==> flow/design.v <==
module FA(inputA, inputB, outputY, Cin, Cout);
 input inputA;
 input inputB;
 input Cin;
 output Cout;
 output outputY;
 wire c1, c2, c3, a1;
 xor g1(a1, inputA, inputB);
 xor g2(outputY, Cin, a1);
 and g3(c1, inputA,inputB);
 and g4(c2, inputA, Cin);
 and g5(c3, inputB, Cin);
 or  g6(Cout, c1, c2, c3);
endmodule  
module FA8(inputA,inputB,outputY,Cin,Co);
 input [7:0]inputA;
 input [7:0]inputB;
 input Cin;
 output Co;
 output [7:0]outputY;
 wire [6:0]Cout;
FA i1(inputA[0], inputB[0], outputY[0], Cin, Cout[0]);
FA i2(inputA[1], inputB[1], outputY[1], Cout[0], Cout[1]);
FA i3(inputA[2], inputB[2], outputY[2], Cout[1], Cout[2]);
FA i4(inputA[3], inputB[3], outputY[3], Cout[2], Cout[3]);
FA i5(inputA[4], inputB[4], outputY[4], Cout[3], Cout[4]);
FA i6(inputA[5], inputB[5], outputY[5], Cout[4], Cout[5]);
FA i7(inputA[6], inputB[6], outputY[6], Cout[5], Cout[6]);
FA i8(inputA[7], inputB[7], outputY[7], Cout[6], Co);
endmodule
module mult8 (out, a, b);
	output [7:0] out;
	input  [7:0] a;
	input  [7:0] b;
        wire  [15:0] out1;
	assign out1 = a * b;
        assign out=out1[11:4];
endmodule
module SigmoidROM(out, add, CS, read);
output[7:0] out;
input[7:0] add;
input CS,read;
reg [7:0] out;
reg [7:0] rom;
always @(*)
begin
case(add)
8'd0: rom = 8'd255;
8'd1: rom = 8'd254;
8'd2: rom = 8'd253;
8'd3: rom = 8'd252;
8'd4: rom = 8'd251;
8'd5: rom = 8'd250;
8'd6: rom = 8'd249;
8'd7: rom = 8'd248;
8'd8: rom = 8'd247;
8'd9: rom = 8'd246;
8'd10: rom = 8'd245;
8'd11: rom = 8'd244;
8'd12: rom = 8'd243;
8'd13: rom = 8'd242;
8'd14: rom = 8'd241;
8'd15: rom = 8'd240;
8'd16: rom = 8'd239;
8'd17: rom = 8'd238;
8'd18: rom = 8'd237;
8'd19: rom = 8'd236;
8'd20: rom = 8'd235;
8'd21: rom = 8'd234;
8'd22: rom = 8'd233;
8'd23: rom = 8'd232;
8'd24: rom = 8'd231;
8'd25: rom = 8'd230;
8'd26: rom = 8'd229;
8'd27: rom = 8'd228;
8'd28: rom = 8'd227;
8'd29: rom = 8'd226;
8'd30: rom = 8'd225;
8'd31: rom = 8'd224;
8'd32: rom = 8'd223;
8'd33: rom = 8'd222;
8'd34: rom = 8'd221;
8'd35: rom = 8'd220;
8'd36: rom = 8'd219;
8'd37: rom = 8'd218;
8'd38: rom = 8'd217;
8'd39: rom = 8'd216;
8'd40: rom = 8'd215;
8'd41: rom = 8'd214;
8'd42: rom = 8'd213;
8'd43: rom = 8'd212;
8'd44: rom = 8'd211;
8'd45: rom = 8'd210;
8'd46: rom = 8'd209;
8'd47: rom = 8'd208;
8'd48: rom = 8'd207;
8'd49: rom = 8'd206;
8'd50: rom = 8'd205;
8'd51: rom = 8'd204;
8'd52: rom = 8'd203;
8'd53: rom = 8'd202;
8'd54: rom = 8'd201;
8'd55: rom = 8'd200;
8'd56: rom = 8'd199;
8'd57: rom = 8'd198;
8'd58: rom = 8'd197;
8'd59: rom = 8'd196;
8'd60: rom = 8'd195;
8'd61: rom = 8'd194;
8'd62: rom = 8'd193;
8'd63: rom = 8'd192;
8'd64: rom = 8'd191;
8'd65: rom = 8'd190;
8'd66: rom = 8'd189;
8'd67: rom = 8'd188;
8'd68: rom = 8'd187;
8'd69: rom = 8'd186;
8'd70: rom = 8'd185;
8'd71: rom = 8'd184;
8'd72: rom = 8'd183;
8'd73: rom = 8'd182;
8'd74: rom = 8'd181;
8'd75: rom = 8'd180;
8'd76: rom = 8'd179;
8'd77: rom = 8'd178;
8'd78: rom = 8'd177;
8'd79: rom = 8'd176;
8'd80: rom = 8'd175;
8'd81: rom = 8'd174;
8'd82: rom = 8'd173;
8'd83: rom = 8'd172;
8'd84: rom = 8'd171;
8'd85: rom = 8'd170;
8'd86: rom = 8'd169;
8'd87: rom = 8'd168;
8'd88: rom = 8'd167;
8'd89: rom = 8'd166;
8'd90: rom = 8'd165;
8'd91: rom = 8'd164;
8'd92: rom = 8'd163;
8'd93: rom = 8'd162;
8'd94: rom = 8'd161;
8'd95: rom = 8'd160;
8'd96: rom = 8'd159;
8'd97: rom = 8'd158;
8'd98: rom = 8'd157;
8'd99: rom = 8'd156;
8'd100: rom = 8'd155;
8'd101: rom = 8'd154;
8'd102: rom = 8'd153;
8'd103: rom = 8'd152;
8'd104: rom = 8'd151;
8'd105: rom = 8'd150;
8'd106: rom = 8'd149;
8'd107: rom = 8'd148;
8'd108: rom = 8'd147;
8'd109: rom = 8'd146;
8'd110: rom = 8'd145;
8'd111: rom = 8'd144;
8'd112: rom = 8'd143;
8'd113: rom = 8'd142;
8'd114: rom = 8'd141;
8'd115: rom = 8'd140;
8'd116: rom = 8'd139;
8'd117: rom = 8'd138;
8'd118: rom = 8'd137;
8'd119: rom = 8'd136;
8'd120: rom = 8'd135;
8'd121: rom = 8'd134;
8'd122: rom = 8'd133;
8'd123: rom = 8'd132;
8'd124: rom = 8'd131;
8'd125: rom = 8'd130;
8'd126: rom = 8'd129;
8'd127: rom = 8'd128;
8'd128: rom = 8'd127;
8'd129: rom = 8'd126;
8'd130: rom = 8'd125;
8'd131: rom = 8'd124;
8'd132: rom = 8'd123;
8'd133: rom = 8'd122;
8'd134: rom = 8'd121;
8'd135: rom = 8'd120;
8'd136: rom = 8'd119;
8'd137: rom = 8'd118;
8'd138: rom = 8'd117;
8'd139: rom = 8'd116;
8'd140: rom = 8'd115;
8'd141: rom = 8'd114;
8'd142: rom = 8'd113;
8'd143: rom = 8'd112;
8'd144: rom = 8'd111;
8'd145: rom = 8'd110;
8'd146: rom = 8'd109;
8'd147: rom = 8'd108;
8'd148: rom = 8'd107;
8'd149: rom = 8'd106;
8'd150: rom = 8'd105;
8'd151: rom = 8'd104;
8'd152: rom = 8'd103;
8'd153: rom = 8'd102;
8'd154: rom = 8'd101;
8'd155: rom = 8'd100;
8'd156: rom = 8'd99;
8'd157: rom = 8'd98;
8'd158: rom = 8'd97;
8'd159: rom = 8'd96;
8'd160: rom = 8'd95;
8'd161: rom = 8'd94;
8'd162: rom = 8'd93;
8'd163: rom = 8'd92;
8'd164: rom = 8'd91;
8'd165: rom = 8'd90;
8'd166: rom = 8'd89;
8'd167: rom = 8'd88;
8'd168: rom = 8'd87;
8'd169: rom = 8'd86;
8'd170: rom = 8'd85;
8'd171: rom = 8'd84;
8'd172: rom = 8'd83;
8'd173: rom = 8'd82;
8'd174: rom = 8'd81;
8'd175: rom = 8'd80;
8'd176: rom = 8'd79;
8'd177: rom = 8'd78;
8'd178: rom = 8'd77;
8'd179: rom = 8'd76;
8'd180: rom = 8'd75;
8'd181: rom = 8'd74;
8'd182: rom = 8'd73;
8'd183: rom = 8'd72;
8'd184: rom = 8'd71;
8'd185: rom = 8'd70;
8'd186: rom = 8'd69;
8'd187: rom = 8'd68;
8'd188: rom = 8'd67;
8'd189: rom = 8'd66;
8'd190: rom = 8'd65;
8'd191: rom = 8'd64;
8'd192: rom = 8'd63;
8'd193: rom = 8'd62;
8'd194: rom = 8'd61;
8'd195: rom = 8'd60;
8'd196: rom = 8'd59;
8'd197: rom = 8'd58;
8'd198: rom = 8'd57;
8'd199: rom = 8'd56;
8'd200: rom = 8'd55;
8'd201: rom = 8'd54;
8'd202: rom = 8'd53;
8'd203: rom = 8'd52;
8'd204: rom = 8'd51;
8'd205: rom = 8'd50;
8'd206: rom = 8'd49;
8'd207: rom = 8'd48;
8'd208: rom = 8'd47;
8'd209: rom = 8'd46;
8'd210: rom = 8'd45;
8'd211: rom = 8'd44;
8'd212: rom = 8'd43;
8'd213: rom = 8'd42;
8'd214: rom = 8'd41;
8'd215: rom = 8'd40;
8'd216: rom = 8'd39;
8'd217: rom = 8'd38;
8'd218: rom = 8'd37;
8'd219: rom = 8'd36;
8'd220: rom = 8'd35;
8'd221: rom = 8'd34;
8'd222: rom = 8'd33;
8'd223: rom = 8'd32;
8'd224: rom = 8'd31;
8'd225: rom = 8'd30;
8'd226: rom = 8'd29;
8'd227: rom = 8'd28;
8'd228: rom = 8'd27;
8'd229: rom = 8'd26;
8'd230: rom = 8'd25;
8'd231: rom = 8'd24;
8'd232: rom = 8'd23;
8'd233: rom = 8'd22;
8'd234: rom = 8'd21;
8'd235: rom = 8'd20;
8'd236: rom = 8'd19;
8'd237: rom = 8'd18;
8'd238: rom = 8'd17;
8'd239: rom = 8'd16;
8'd240: rom = 8'd15;
8'd241: rom = 8'd14;
8'd242: rom = 8'd13;
8'd243: rom = 8'd12;
8'd244: rom = 8'd11;
8'd245: rom = 8'd10;
8'd246: rom = 8'd9;
8'd247: rom = 8'd8;
8'd248: rom = 8'd7;
8'd249: rom = 8'd6;
8'd250: rom = 8'd5;
8'd251: rom = 8'd4;
8'd252: rom = 8'd3;
8'd253: rom = 8'd2;
8'd254: rom = 8'd1;
8'd255: rom = 8'd0;
default: rom = 8'd0;
endcase
end
always @(posedge CS)
begin
if(read==1)
out<=rom;
else
out<=0;
end
endmodule
module LSTM(clk, Of, En, Ci, Cip, In, Ui, Uf, Uk, Uo, Wi, Wk, Wf, Wo, Vo, Bi, Bo, Bf, Bk, PrevH, Cout, Hout);
 input clk, En, Cip; 
 input [7:0] In, Ci, Ui, Uf, Uk;
 input [7:0] Uo, Wi, Wk, Wf, Wo;
 input [7:0] Vo, Bi, Bo, Bf, Bk;
 input [7:0]           PrevH;
 output [7:0] Cout, Hout;
 output Of;
 wire [7:0] m1, m2, m3, m4;
 wire [7:0] m5, m7, m8;
 wire [7:0] m9, m10, m11, m12;
 wire [7:0] m13, m14, m15, m16;
 wire [7:0] i1, f1, k1, o1;
 wire [7:0] It, Ft, Kt, t1;
 wire [10:0] Cin;
 mult8 ins1(m1, In, Wi); 
 mult8 ins2(m2, PrevH, Ui);
 FA8   ins3(m1, m2, m3, Cip, Cin[0]);
 FA8   ins4(m3, Bi, i1,Cin[0], Cin[1]);
 SigmoidROM sg1(It, i1, clk, En);
 mult8 ins5(m4, In, Wf); 
 mult8 ins6(t1, In, Wf);
 FA8   ins7(t1, m4, m5, Cin[1], Cin[2]);
 FA8   ins8(t1, Bi, f1, Cin[2], Cin[3]);
 SigmoidROM sg2(Ft, f1, clk, En);
 mult8 ins9(m7, In, Wk); 
 mult8 ins10(m8, PrevH, Uk);
 FA8   ins11(m7, m8, m9, Cin[3], Cin[4]);
 FA8   ins12(m9, Bk, k1, Cin[4], Cin[5]);
 SigmoidROM sg3(Kt, k1, clk, En);
 FA8   ins13(It, Kt, m10,Cin[5], Cin[6]);
 FA8   ins14(Ft, Ci, m11, Cin[6], Cin[7]);
 FA8   ins15(m10, m11, Cout, Cin[7], Cin[8]);
 mult8 ins16(m12, In, Wo); 
 mult8 ins17(m13, PrevH, Uo);
 mult8 ins18(m14, Ci, Vo);
 FA8   ins19(m12, m13, m15, Cin[8], Cin[9]);
 FA8   ins21(m14, Bo, m16, Cin[9], Cin[10]);
 FA8   ins22(m16, m15, o1, Cin[10], Of);
 SigmoidROM sg4(Hout, o1, clk, En);
 endmodule
# ---- Step by step through the tools: LSTM
# What the tools print for LSTM, step after step.
# Lines are those of the file above, counted from 1.
# Operators carry their Yosys type and port widths (W data, S select, Z words).
# The mark n/a stands for no value.
dict set report setup {
  top_module {LSTM}
  clock_port {clk}
  lib {sky130hd}
  pvt_corner {tt_025C_1v80}
}

# ---- Elaborated design
# Counts by Yosys on the flattened word-level netlist (proc, flatten, opt, wreduce; memories kept). Register bits leave out memories and registers merged into their read ports (data or address); mux counts leave out enables and synchronous resets folded into registers. Print and check cells are left out.
# Memory sizes are those after Yosys's memory passes, which may raise the word count (mostly to a power of two), join words into wider ones and drop unused or constant bits.
dict set report bits {
  word_cells 656
  rom_bits 8192
  ramBits 0
  input_bits 131
  clocked_rd_ports_x_width 32
  output_inout_bits 17
  latch_bits 0
  n_memories 4
  reg_bits 0
}
# name size word_bits rd wr line_no
set mem_list {}
lappend mem_list {{(name not given)} 256 8 1 0 47} ;# case(add)
lappend mem_list {{(name not given)} 256 8 1 0 47}
lappend mem_list {{(name not given)} 256 8 1 0 47}
lappend mem_list {{(name not given)} 256 8 1 0 47}
dict set report classes {
  muxes 0
  n_logic 640
  n_reduce_logical 4
  compare 0
  mul 8
  n_addsub 0
  shift 0
  div_mod_pow 0
  eq_ne 0
}
# op count
set ops {}
lappend ops {{$mul A8 B8 Y12} 8}
lappend ops {{$and A1 B1 Y1} 272}
lappend ops {{$or A1 B1 Y1} 192}
lappend ops {{$xor A1 B1 Y1} 176}
lappend ops {{$logic_not A1 Y1} 4}

# ---- Longest topological paths
# Yosys ltp: most cells in a row. Word level: on the elaborated netlist, between registers, memories and ports. Mapped: between sequential cells and ports; inverters and the memories' decode and read muxes count.
dict set report logic_depth {
  word_depth 289
  abc_area 0
  depth_mapped 98
  ltp_nobuf 96
}

# ---- Netlist
# Yosys stat after the flow's synthesis: flattened, memories mapped to cells. It holds for the ABC_AREA given above (unset counts as 0); a run with the other value may have another netlist.
# Totals and module areas in this step are rounded.
# cell_type count area_total_um2
set by_type {}
lappend by_type {sky130_fd_sc_hd__fa_1 335 6.71E+03}
lappend by_type {sky130_fd_sc_hd__ha_1 160 2001.92}
lappend by_type {sky130_fd_sc_hd__and2_1 252 1.58E+03}
lappend by_type {sky130_fd_sc_hd__inv_1 397 1.49E+03}
lappend by_type {sky130_fd_sc_hd__nand2_1 207 776.995}
lappend by_type {sky130_fd_sc_hd__xnor2_1 79 691.914}
lappend by_type {sky130_fd_sc_hd__dfxtp_1 32 640.614}
lappend by_type {sky130_fd_sc_hd__xor2_1 34 297.786}
lappend by_type {sky130_fd_sc_hd__nor2b_1 26 162.656}
lappend by_type {sky130_fd_sc_hd__clkbuf_1 40 150.144}
lappend by_type {sky130_fd_sc_hd__a21o_1 17 127.622}
lappend by_type {sky130_fd_sc_hd__a21oi_1 24 120.115}
lappend by_type {sky130_fd_sc_hd__nor2_1 32 120.115}
lappend by_type {sky130_fd_sc_hd__o21ai_0 24 120.115}
lappend by_type {sky130_fd_sc_hd__a211oi_1 9 67.565}
lappend by_type {sky130_fd_sc_hd__o2111a_1 6 67.565}
lappend by_type {sky130_fd_sc_hd__nand4_1 10 62.56}
lappend by_type {sky130_fd_sc_hd__a311oi_1 7 61.309}
# Other cell types: 22; their cells: 64.
dict set report mapped {
  mapped_area_um2 15700
  sequential_area_um2 641
  buf_cells 49
  stdcells 1755
  flip_flops 32
}
# By module: a second synthesis without flattening, with its own total; a netlist apart from the flattened one above.
dict set report unflattened {
  cells_unflattened 1861
  area_unflattened_um2 17800
}
# Each row is one instance without its submodules.
# mod area_um2 seq_area_um2 instances n_cells
set modules {}
lappend modules {mult8 1670 0.0 9 189}
lappend modules {FA 20.0 0.0 96 1}
lappend modules {SigmoidROM 210 160 4 16}
lappend modules {FA8 0.0 0.0 12 0}
lappend modules {LSTM 0.0 0.0 1 0}

# ---- Worst setup path after synthesis
# OpenSTA on the mapped netlist: ideal clock, no wires. The path of least setup slack (recovery checks aside). Input and output delay are each 20% of the period. Register names are those of the netlist, which keeps one name where synthesis merged equal registers.
dict set report synth_path {
  path_kind {input -> output}
  start {input In[5]}
  end {output Of}
  t_first_pin_ns 9.000
  slack_ns 0.320
  clock_period_ns 45.0
  arrival_time_ns 35.680
  out_delay_ns 9.000
  stages 97
  input_delay_ns 9.000
  path_buffers 2
  required_time_ns 36.000
  path_delay_ns 26.680
  period_less_setup_slack_ns 44.68
}
# "path_delay_ns" is the arrival time less input delay plus setup time.
# A path that ends at an output port has no setup time.
# "stages": output pins that drive a net of the path, with the launching flip-flop's if there is one; two outputs of one cell count as two.
# "period_less_setup_slack_ns" = period - worst setup slack (recovery checks aside). The figure is calculated, with input and output delays left at 20% of the set period.
# The rows between start and end are the longest chain of elaborated cells between them; the timing report does not say that the signal goes this way. Where chains are equally long, one stands for them.
# A line is the first line of the expression or statement that the cell stems from. Yosys adds cells for indexed reads and writes and turns some case tables into memories.
dict set report synth_between {
  cell_sequence {sky130_fd_sc_hd__clkbuf_1 sky130_fd_sc_hd__clkbuf_1 sky130_fd_sc_hd__nand2_1 sky130_fd_sc_hd__fa_1 sky130_fd_sc_hd__fa_1 sky130_fd_sc_hd__inv_1 sky130_fd_sc_hd__fa_1 sky130_fd_sc_hd__inv_1 sky130_fd_sc_hd__fa_1 sky130_fd_sc_hd__inv_1 sky130_fd_sc_hd__ha_1 sky130_fd_sc_hd__nand2_1 sky130_fd_sc_hd__o21ai_0 sky130_fd_sc_hd__o41ai_1 sky130_fd_sc_hd__xnor2_1 sky130_fd_sc_hd__fa_1 sky130_fd_sc_hd__fa_1 sky130_fd_sc_hd__fa_1 [... 61 more ...] sky130_fd_sc_hd__fa_1 sky130_fd_sc_hd__inv_1 sky130_fd_sc_hd__fa_1 sky130_fd_sc_hd__fa_1 sky130_fd_sc_hd__fa_1 sky130_fd_sc_hd__fa_1 sky130_fd_sc_hd__fa_1 sky130_fd_sc_hd__fa_1 sky130_fd_sc_hd__fa_1 sky130_fd_sc_hd__inv_1 sky130_fd_sc_hd__fa_1 sky130_fd_sc_hd__fa_1 sky130_fd_sc_hd__fa_1 sky130_fd_sc_hd__fa_1 sky130_fd_sc_hd__fa_1 sky130_fd_sc_hd__fa_1 sky130_fd_sc_hd__fa_1 sky130_fd_sc_hd__inv_1}
  elab_chain_cells 286
  cone_cells 502
  classes_between {4 x mul; 498 x logic}
}
# element line_no
set synth_lines {}
lappend synth_lines {{start, declared} 317} ;# input [7:0] In, Ci, Ui, Uf, Uk;
lappend synth_lines {{$mul A8 B8 Y12} 36} ;# assign out1 = a * b;
lappend synth_lines {{$and A1 B1 Y1} 10} ;# and g3(c1, inputA,inputB);
lappend synth_lines {{$or A1 B1 Y1 x2} 13} ;# or  g6(Cout, c1, c2, c3);
lappend synth_lines {{$and A1 B1 Y1} 11} ;# and g4(c2, inputA, Cin);
lappend synth_lines {{$or A1 B1 Y1 x2} 13}
lappend synth_lines {{$and A1 B1 Y1} 11}
lappend synth_lines {{$or A1 B1 Y1 x2} 13}
lappend synth_lines {{[... 265 more ...]} n/a}
lappend synth_lines {{$or A1 B1 Y1 x2} 13}
lappend synth_lines {{$and A1 B1 Y1} 11}
lappend synth_lines {{$or A1 B1 Y1 x2} 13}
lappend synth_lines {{$and A1 B1 Y1} 11}
lappend synth_lines {{$or A1 B1 Y1 x2} 13}
lappend synth_lines {{$and A1 B1 Y1} 11}
lappend synth_lines {{$or A1 B1 Y1 x2} 13}
lappend synth_lines {{end, declared} 322} ;# output Of;

# ---- Path in the finished layout
# Path of least setup slack in the final report of flow run A (OpenROAD, finished layout, wires in). Where an end is a register, its clock arrival counts in the times.
dict set report layout_path {
  path_kind {input -> output}
  start {input In[5]}
  end {output Of}
  slack_ns -9.69
  clock_period_ns 25.1
  t_first_pin_ns 5.02
  input_delay_ns 5.02
  arrival_time_ns 29.77
  out_delay_ns 5.02
  stages 97
  required_time_ns 20.08
  path_buffers 3
}
# The rows between start and end are the longest chain of elaborated cells between them; the timing report does not say that the signal goes this way. Where chains are equally long, one stands for them.
dict set report layout_between {
  cell_sequence {sky130_fd_sc_hd__buf_8 sky130_fd_sc_hd__buf_6 sky130_fd_sc_hd__and2_4 sky130_fd_sc_hd__fa_1 sky130_fd_sc_hd__fa_1 sky130_fd_sc_hd__fa_1 sky130_fd_sc_hd__inv_2 sky130_fd_sc_hd__fa_1 sky130_fd_sc_hd__inv_2 sky130_fd_sc_hd__ha_4 sky130_fd_sc_hd__nor2_4 sky130_fd_sc_hd__o21bai_4 sky130_fd_sc_hd__o41ai_4 sky130_fd_sc_hd__xnor2_2 sky130_fd_sc_hd__fa_2 sky130_fd_sc_hd__fa_2 sky130_fd_sc_hd__fa_2 sky130_fd_sc_hd__fa_2 [... 61 more ...] sky130_fd_sc_hd__inv_2 sky130_fd_sc_hd__fa_2 sky130_fd_sc_hd__fa_2 sky130_fd_sc_hd__fa_2 sky130_fd_sc_hd__fa_2 sky130_fd_sc_hd__fa_2 sky130_fd_sc_hd__fa_2 sky130_fd_sc_hd__fa_2 sky130_fd_sc_hd__inv_2 sky130_fd_sc_hd__fa_2 sky130_fd_sc_hd__fa_2 sky130_fd_sc_hd__fa_2 sky130_fd_sc_hd__fa_2 sky130_fd_sc_hd__fa_2 sky130_fd_sc_hd__fa_2 sky130_fd_sc_hd__fa_2 sky130_fd_sc_hd__inv_2 sky130_fd_sc_hd__buf_6}
  elab_chain_cells 286
  cone_cells 502
  classes_between {4 x mul; 498 x logic}
}
# element line_no
set layout_lines {}
lappend layout_lines {{start, declared} 317} ;# input [7:0] In, Ci, Ui, Uf, Uk;
lappend layout_lines {{$mul A8 B8 Y12} 36} ;# assign out1 = a * b;
lappend layout_lines {{$and A1 B1 Y1} 10} ;# and g3(c1, inputA,inputB);
lappend layout_lines {{$or A1 B1 Y1 x2} 13} ;# or  g6(Cout, c1, c2, c3);
lappend layout_lines {{$and A1 B1 Y1} 11} ;# and g4(c2, inputA, Cin);
lappend layout_lines {{$or A1 B1 Y1 x2} 13}
lappend layout_lines {{$and A1 B1 Y1} 11}
lappend layout_lines {{$or A1 B1 Y1 x2} 13}
lappend layout_lines {{[... 265 more ...]} n/a}
lappend layout_lines {{$or A1 B1 Y1 x2} 13}
lappend layout_lines {{$and A1 B1 Y1} 11}
lappend layout_lines {{$or A1 B1 Y1 x2} 13}
lappend layout_lines {{$and A1 B1 Y1} 11}
lappend layout_lines {{$or A1 B1 Y1 x2} 13}
lappend layout_lines {{$and A1 B1 Y1} 11}
lappend layout_lines {{$or A1 B1 Y1 x2} 13}
lappend layout_lines {{end, declared} 322} ;# output Of;

# Measured results for LSTM: 6 stored runs of the Yosys and OpenROAD flow on sky130hd. The settings differ; the order carries no meaning. The constraints put input and output delay at 20% of the set period each and load the outputs with 0.01 pF.
# By "timing.achieved_period_ns" is meant the clock period of the run minus its worst setup slack. This is arithmetic on one report: input and output delays are still those of the set period (20% each).
# "worst_path_time_ns" is the time allowed to the run's worst setup path (the clock period less input and output delay, where it has them) less its slack. Clock arrival times count: a late capture clock shortens it, a late launch clock lengthens it.
# Values from the reports are rounded here.
run="flow run A" settings CELL_PAD_IN_SITES_DETAIL_PLACEMENT=2 CELL_PAD_IN_SITES_GLOBAL_PLACEMENT=2 CORE_UTILIZATION=15 GPL_TIMING_DRIVEN=1 MAX_ROUTING_LAYER="met4" PLACE_DENSITY_LB_ADDON=0.14 SETUP_SLACK_MARGIN=1.35 period_ns=25.1 CAP_MARGIN=20 CORE_MARGIN=2 SLEW_MARGIN=20
run="flow run A" results ws_hold_ns=1.62 finish.utilization_pct=19.4 worst_path_time_ns=24.75 path_kind="input -> output" die_area_um2=107000 timing.achieved_period_ns=34.793 finish.stdcell_area_um2=20100 timing.setup.tns_ns=-50.7 synth_chip_area_um2=15700 fin_ws_ns=-9.69
run="flow run B" settings CELL_PAD_IN_SITES_GLOBAL_PLACEMENT=1 CORE_ASPECT_RATIO=0.62 CORE_UTILIZATION=68 CTS_CLUSTER_SIZE=31 GPL_ROUTABILITY_DRIVEN=0 HOLD_SLACK_MARGIN=0.21 SETUP_SLACK_MARGIN=5.0 SLEW_MARGIN=30 TNS_END_PERCENT=80 period_ns=32.5 CAP_MARGIN=20 CORE_MARGIN=2
run="flow run B" outcome="stopped before the end: placement reported GPL-0301"
run="flow run C" settings ABC_AREA=1 CAP_MARGIN=40 CELL_PAD_IN_SITES_DETAIL_PLACEMENT=1 CELL_PAD_IN_SITES_GLOBAL_PLACEMENT=2 CORE_ASPECT_RATIO=1.57 CORE_MARGIN=8 CORE_UTILIZATION=25 CTS_CLUSTER_DIAMETER=368 CTS_CLUSTER_SIZE=70 GPL_ROUTABILITY_DRIVEN=0 MAX_ROUTING_LAYER="met4" MIN_ROUTING_LAYER="met2" SETUP_SLACK_MARGIN=5.0 period_ns=65.7 SLEW_MARGIN=20
run="flow run C" results ws_hold_ns=1.53 finish.utilization_pct=28.6 worst_path_time_ns=29.25 path_kind="input -> output" die_area_um2=77100 timing.achieved_period_ns=55.533 finish.stdcell_area_um2=19400 timing.setup.tns_ns=0.000 synth_chip_area_um2=17100 fin_ws_ns=10.2
run="flow run D" settings ABC_AREA=1 CELL_PAD_IN_SITES_DETAIL_PLACEMENT=2 CORE_MARGIN=2 CORE_UTILIZATION=46 CTS_CLUSTER_DIAMETER=125 GPL_TIMING_DRIVEN=1 HOLD_SLACK_MARGIN=-0.07 MAX_ROUTING_LAYER="met5" MIN_ROUTING_LAYER="met2" PLACE_DENSITY_LB_ADDON=0.03 SLEW_MARGIN=5 TNS_END_PERCENT=5 period_ns=75.6 CAP_MARGIN=20
run="flow run D" outcome="stopped before the end: placement reported DPL-0033"
run="flow run E" settings ABC_AREA=1 CELL_PAD_IN_SITES_DETAIL_PLACEMENT=1 CELL_PAD_IN_SITES_GLOBAL_PLACEMENT=1 CORE_ASPECT_RATIO=1.57 CORE_UTILIZATION=17 CTS_CLUSTER_DIAMETER=368 CTS_CLUSTER_SIZE=70 GPL_ROUTABILITY_DRIVEN=0 MAX_ROUTING_LAYER="met4" MIN_ROUTING_LAYER="met1" SETUP_SLACK_MARGIN=5.0 period_ns=65.7 CAP_MARGIN=20 CORE_MARGIN=2 SLEW_MARGIN=20
run="flow run E" results ws_hold_ns=1.58 finish.utilization_pct=20.0 worst_path_time_ns=29.45 path_kind="input -> output" die_area_um2=103000 timing.achieved_period_ns=55.726 finish.stdcell_area_um2=19900 timing.setup.tns_ns=0.000 synth_chip_area_um2=17100 fin_ws_ns=9.97
run="flow run F" settings ABC_AREA=1 CAP_MARGIN=40 CELL_PAD_IN_SITES_DETAIL_PLACEMENT=1 CELL_PAD_IN_SITES_GLOBAL_PLACEMENT=2 CORE_ASPECT_RATIO=1.57 CORE_MARGIN=8 CORE_UTILIZATION=25 CTS_CLUSTER_DIAMETER=368 CTS_CLUSTER_SIZE=70 GPL_ROUTABILITY_DRIVEN=0 MAX_ROUTING_LAYER="met4" MIN_ROUTING_LAYER="met2" SETUP_SLACK_MARGIN=5.0 TNS_END_PERCENT=90 period_ns=65.7 SLEW_MARGIN=20
run="flow run F" results ws_hold_ns=1.53 finish.utilization_pct=28.6 worst_path_time_ns=29.25 path_kind="input -> output" die_area_um2=77100 timing.achieved_period_ns=55.533 finish.stdcell_area_um2=19400 timing.setup.tns_ns=0.000 synth_chip_area_um2=17100 fin_ws_ns=10.2
